==> flow/design.v <==
module gca_dlnv(
    input [31:0]    coord0,
    input [31:0]    coord1,
    input           ld,
    input           step,
    input           CLK,
    output          FC,
    output [20:0]   ADDR
);
    reg         [15:0] x0;
    reg         [15:0] y0;
    wire        [15:0] x1;
    wire        [15:0] y1;
    reg  signed [15:0] dx, dy;
    reg  signed [15:0] sx, sy;
    reg  signed [15:0] error;
    wire signed [15:0] e2;
    assign x1 = {5'b0, coord1[10:0]};
    assign y1 = {6'b0, coord1[20:11]};
    assign e2 = error <<< 1;
    assign ADDR = {y0[9:0], x0[10:0]};
    assign FC = !ld && (x0 == x1 && y0 == y1 || e2 >= dy && x0 == x1 || e2 <= dx && y0 == y1);
    always @(posedge CLK) begin
        if(ld) begin
            x0 <= {5'b0, coord0[10:0]};
            y0 <= {6'b0, coord0[20:11]};
            sx <= (x0 > x1) ? -16'd1 : 16'd1;
            sy <= (y0 > y1) ? -16'd1 : 16'd1;
            dx <= (x0 < x1) ? (x1 - x0) : (x0 - x1);
            dy <= (y1 < y0) ? (y1 - y0) : (y0 - y1);
            error <= dx + dy;
        end
        if(step && !ld) begin
            if(e2 >= dy) x0 <= x0 + sx;
            if(e2 <= dx) y0 <= y0 + sy;
            if(e2 >= dy && e2 <= dx)
                error <= error + dx + dy;
            else if(e2 >= dy)
                error <= error + dy;
            else if(e2 <= dx)
                error <= error + dx;
        end
    end
endmodule
Appendix: tool output

* Reports on gca_dlnv *
Module gca_dlnv before and after one edit of its RTL, step after step.
Lines under "unedited" count in the file above, lines under "edited" in the edited file.
"change": "edited" minus "unedited" as printed here. "relative change": 100 x difference / "unedited".
Operators: Yosys type, input widths -> output width; for muxes data width and select width s.
Cell names lack the library's common part.
Not given: n/a

set-up
  top = gca_dlnv
  clock port = CLK
  standard-cell library = sky130hd
  library corner = tt_025C_1v80

* Diff *
The edit as a unified diff against the file above.
The edited RTL no longer does the same as the RTL above: the edit was made by script, with no optimisation intended.

begin of diff
@@ -13,5 +13,5 @@
     wire        [15:0] y1;
     reg  signed [15:0] dx, dy;
-    reg  signed [15:0] sx, sy;
+    reg  signed [11:0] sx, sy;
     reg  signed [15:0] error;
     wire signed [15:0] e2;
end of diff

* After elaboration *
Counts by Yosys on the flattened word-level netlist (proc, flatten, opt, wreduce; memories kept). Register bits leave out memories and registers merged into their read ports (data or address); mux counts leave out enables and synchronous resets folded into registers. Print and check cells are left out. Cells with the same type and inputs are merged into one.

storage and ports
  what                             unedited  edited  change  relative change (%)
  register bits                    112       104     -8      -7.14
  latch bits                       0         0       0       n/a
  RAM bits                         0         0       0       n/a
  bits in read-only memories       0         0       0       n/a
  word width x clocked read ports  0         0       0       n/a
  memory cells                     0         0       0       n/a
  bits of input ports              67        67      0       0.00

operators by class
  what                              unedited  edited  change  relative change (%)
  add/subtract/negate cells         10        10      0       0.00
  multipliers                       0         0       0       n/a
  divide/modulo/power cells         0         0       0       n/a
  $lt $le $gt $ge                   6         6       0       0.00
  eq/ne operators                   2         2       0       0.00
  shifts and indexed selects        0         0       0       n/a
  multiplexer cells                 15        15      0       0.00
  bitwise logic cells               0         0       0       n/a
  reductions and logical operators  9         9       0       0.00

operator list
  cell               unedited  edited  change  relative change (%)
  $mux 16            15        13      -2      -13.33
  $add 16x16->16     6         4       -2      -33.33
  $add 16x12->16     0         2       +2      n/a
  $mux 12            0         2       +2      n/a
  $logic_and 1x1->1  6         6       0       0.00
  $logic_or 1x1->1   2         2       0       0.00
  $eq 16x10->1       1         1       0       0.00
  $eq 16x11->1       1         1       0       0.00
  $ge 16x16->1       1         1       0       0.00
  $gt 16x10->1       1         1       0       0.00
  $gt 16x11->1       1         1       0       0.00
  $le 16x16->1       1         1       0       0.00
  $logic_not 1->1    1         1       0       0.00
  $lt 10x16->1       1         1       0       0.00
  $lt 16x11->1       1         1       0       0.00
  $sub 10x16->16     1         1       0       0.00
  $sub 11x16->16     1         1       0       0.00
  $sub 16x10->16     1         1       0       0.00
  $sub 16x11->16     1         1       0       0.00

* Logic depth *
Depth = most cells in a row (Yosys ltp): at word level without a register or memory, in the mapped netlist without a sequential cell, where the memories' decode and read muxes count.

logic depth
  what                           unedited  edited  change  relative change (%)
  depth after elaboration        6         6       0       0.00
  ABC_AREA                       0         0       n/a     n/a
  depth in mapped cells          17        16      -1      -5.88
  gate-level depth less buffers  17        16      -1      -5.88

* After synthesis *
The flow's flattened synthesis, as Yosys stat reports it; memories are mapped. The netlist is that of the ABC_AREA named above (0 if unset); the other value can give another one.

mapped netlist
  what                unedited   edited     change      relative change (%)
  cell count          1263       1317       +54         +4.28
  mapped area (mm^2)  0.0103537  0.0103762  +0.0000225  +0.22
  flip-flop cells     81         81         0           0.00
  buffer cells        56         62         +6          +10.71

cell types
  cell      unedited  edited  change  relative change (%)
  o21ai_1   37        7       -30     -81.08
  o21ai_0   54        78      +24     +44.44
  nand2_1   79        98      +19     +24.05
  clkbuf_1  19        34      +15     +78.95
  nor2_1    83        97      +14     +16.87
  nand3_1   15        29      +14     +93.33
  buf_2     15        3       -12     -80.00
  a21o_1    51        40      -11     -21.57
  o21a_1    22        11      -11     -50.00
  and3_1    9         20      +11     +122.22
  mux2i_1   39        29      -10     -25.64
  a31oi_1   12        22      +10     +83.33
  a21oi_1   95        103     +8      +8.42
  inv_1     102       109     +7      +6.86
  xnor2_1   58        65      +7      +12.07
  or3_1     11        18      +7      +63.64
  ha_1      158       152     -6      -3.80
  nand2b_1  16        11      -5      -31.25

The list need not be complete.

* Path before layout *
Source: OpenSTA report_checks on the synthesized netlist (no wires, ideal clock, input and output delay 20% of the period each), path of least setup slack; recovery checks are left aside. Register names are those of the netlist, which keeps one name where synthesis merged equal registers.

timing path post-synthesis
  what                           unedited       edited         change  relative change (%)
  kind                           reg2reg        reg2reg        n/a     n/a
  start point                    reg dx[0]      reg dx[0]      n/a     n/a
  end point                      reg error[14]  reg error[12]  n/a     n/a
  period (ps)                    5000           5000           0       0.00
  setup time (ps)                69             131            +62     n/a
  time at the first pin (ps)     0              0              0       n/a
  arrival (ps)                   3688           3467           -221    -5.99
  slack (ps)                     1243           1402           +159    n/a
  delay of the path (ps)         3757           3598           -159    -4.23
  stages on the path             18             17             -1      -5.56
  buffers on the path            0              0              0       n/a
  synthesis period reached (ps)  3757           3598           -159    -4.23

"delay of the path" = arrival - input delay + setup time.
"stages on the path": output pins that drive a net of the path, with the launching flip-flop's if there is one; two outputs of one cell count as two.
"synthesis period reached" is the clock period less the worst setup slack; recovery checks do not enter. This is arithmetic on one report: input and output delays are still those of the set period (20% each).
Between the ends stands the longest chain of elaborated cells between them, by number of cells; it is not shown to be the way that was timed. Of several equally long chains one is given.
A line is the first line of the expression or statement that the cell stems from. Yosys adds cells for indexed reads and writes and turns some case tables into memories.
At most two assigning lines are given for a register; there are more.

on the way, post-synthesis, unedited
  cells stage by stage = edfxtp_1 ha_1 fa_1 a211oi_1 o21ai_1 a31oi_1 o21bai_1 a21o_1 xor2_1 ha_1 nand2_1 nor2_1 a221o_1 o41a_1 xnor2_1 nor2_1 xnor3_1 o21ai_1
  cells in the longest elaborated chain = 6
  elaborated cells on any way between the ends = 10
  those cells by class = add/sub (3); compare (1); mux (5); reduce/logical (1)

ends and longest elaborated chain, post-synthesis, unedited
  what                line  RTL
  start: declaration  14    reg  signed [15:0] dx, dy;
  start: assignment   29    dx <= (x0 < x1) ? (x1 - x0) : (x0 - x1);
  $add 16x16->16      31    error <= dx + dy;
  $mux 16             24    if(ld) begin
  $mux 16             40    else if(e2 <= dx)
  $mux 16             38    else if(e2 >= dy)
  $mux 16             36    if(e2 >= dy && e2 <= dx)
  $mux 16             33    if(step && !ld) begin
  end: assignment     31
  end: assignment     37    error <= error + dx + dy;
  end: declaration    16    reg  signed [15:0] error;

on the way, post-synthesis, edited
  cells stage by stage = edfxtp_1 ha_1 fa_1 a211oi_1 nor2_1 o21a_1 nor2_1 xnor2_1 ha_1 a2111oi_0 o21ai_0 a31oi_1 or2_2 xnor2_1 mux2_2 nand2_1 o311ai_1
  cells in the longest elaborated chain = 6
  elaborated cells on any way between the ends = 10
  those cells by class = add/sub (3); compare (1); mux (5); reduce/logical (1)

ends and longest elaborated chain, post-synthesis, edited
  what                line  RTL
  start: declaration  14    reg  signed [15:0] dx, dy;
  start: assignment   29    dx <= (x0 < x1) ? (x1 - x0) : (x0 - x1);
  $add 16x16->16      31    error <= dx + dy;
  $mux 16             24    if(ld) begin
  $mux 16             40    else if(e2 <= dx)
  $mux 16             38    else if(e2 >= dy)
  $mux 16             36    if(e2 >= dy && e2 <= dx)
  $mux 16             33    if(step && !ld) begin
  end: assignment     31
  end: assignment     37    error <= error + dx + dy;
  end: declaration    16    reg  signed [15:0] error;

* Worst path after layout *
From the final timing report of the runs of pair 1: the path of least setup slack in the routed layout; clock arrival at registers is part of the times.
The path's times are printed in steps of 10 ps; the period is the one set.

timing path after layout
  what                        unedited      edited         change  relative change (%)
  kind                        in2out        reg2out        n/a     n/a
  start point                 in coord1[8]  reg error[14]  n/a     n/a
  end point                   out FC        out FC         n/a     n/a
  period (ps)                 4560          4560           0       0.00
  time at the first pin (ps)  910           360            -550    -60.44
  arrival (ps)                3400          3300           -100    -2.94
  slack (ps)                  250           350            +100    n/a
  stages on the path          10            11             +1      +10.00
  buffers on the path         3             1              -2      -66.67

Between the ends stands the longest chain of elaborated cells between them, by number of cells; it is not shown to be the way that was timed. Of several equally long chains one is given.
At most two assigning lines are given for a register; there are more.

on the way, after layout, unedited
  cells stage by stage = clkdlybuf4s50_1 ha_1 nand3_1 nor2_1 nand2_1 nor4_1 buf_4 a22oi_1 nor2_1 clkdlybuf4s50_1
  cells in the longest elaborated chain = 5
  elaborated cells on any way between the ends = 6
  those cells by class = eq/ne (1); reduce/logical (5)

ends and longest elaborated chain, after layout, unedited
  what                 line  RTL
  start: declaration   3     input [31:0]    coord1,
  $eq 16x11->1         22    assign FC = !ld && (x0 == x1 && y0 == y1 || e2 >= dy && x0 == x1 || e2 <= dx && y0 == y1);
  $logic_and 1x1->1    22
  $logic_or 1x1->1 x2  22
  $logic_and 1x1->1    22
  end: declaration     7     output          FC,

on the way, after layout, edited
  cells stage by stage = dfxtp_1 ha_1 and4_1 nand4_1 a2bb2oi_1 a31oi_1 or2_1 nor2_1 a21oi_1 nor2_1 clkdlybuf4s50_1
  cells in the longest elaborated chain = 5
  elaborated cells on any way between the ends = 7
  those cells by class = compare (2); reduce/logical (5)

ends and longest elaborated chain, after layout, edited
  what                 line  RTL
  start: declaration   16    reg  signed [15:0] error;
  start: assignment    31    error <= dx + dy;
  start: assignment    37    error <= error + dx + dy;
  $ge 16x16->1         22    assign FC = !ld && (x0 == x1 && y0 == y1 || e2 >= dy && x0 == x1 || e2 <= dx && y0 == y1);
  $logic_and 1x1->1    22
  $logic_or 1x1->1 x2  22
  $logic_and 1x1->1    22
  end: declaration     7     output          FC,

* Flow runs *
Runs of the flow (Yosys, OpenROAD) on both versions; the two runs of a pair have the same settings. The constraints put input and output delay at 20% of the set period each and load the outputs with 0.01 pF.

flow settings, pair 1
  period_ns = 4.56
  CAP_MARGIN = 20
  CORE_MARGIN = 2
  CORE_UTILIZATION = 40
  SLEW_MARGIN = 20

final reports, pair 1
  what                                    unedited   edited     change      relative change (%)
  Yosys chip area after synthesis (mm^2)  0.0103537  0.0103762  +0.0000225  +0.22
  area of the die (mm^2)                  0.0271871  0.0272448  +0.0000577  +0.21
  utilization after layout                0.463      0.46       -0.003      n/a
  worst setup slack after layout (ps)     252        351        +99         n/a
  clock period reached (ps)               4308       4209       -99         -2.30

flow settings, pair 2
  CELL_PAD_IN_SITES_GLOBAL_PLACEMENT = 1
  CORE_ASPECT_RATIO = 0.74
  CORE_UTILIZATION = 42
  CTS_CLUSTER_DIAMETER = 131
  CTS_CLUSTER_SIZE = 89
  PLACE_DENSITY_LB_ADDON = 0.23
  TNS_END_PERCENT = 10
  period_ns = 3.22
  CAP_MARGIN = 20
  CORE_MARGIN = 2
  SLEW_MARGIN = 20

final reports, pair 2
  what                                    unedited   edited     change      relative change (%)
  Yosys chip area after synthesis (mm^2)  0.0103537  0.0103762  +0.0000225  +0.22
  area of the die (mm^2)                  0.0259384  0.0259926  +0.0000542  +0.21
  utilization after layout                0.554      0.548      -0.006      n/a
  worst setup slack after layout (ps)     -594       -313       +281        n/a
  clock period reached (ps)               3814       3533       -281        -7.37

"clock period reached" = clock period - worst setup slack. The figure is calculated, with input and output delays left at 20% of the set period.
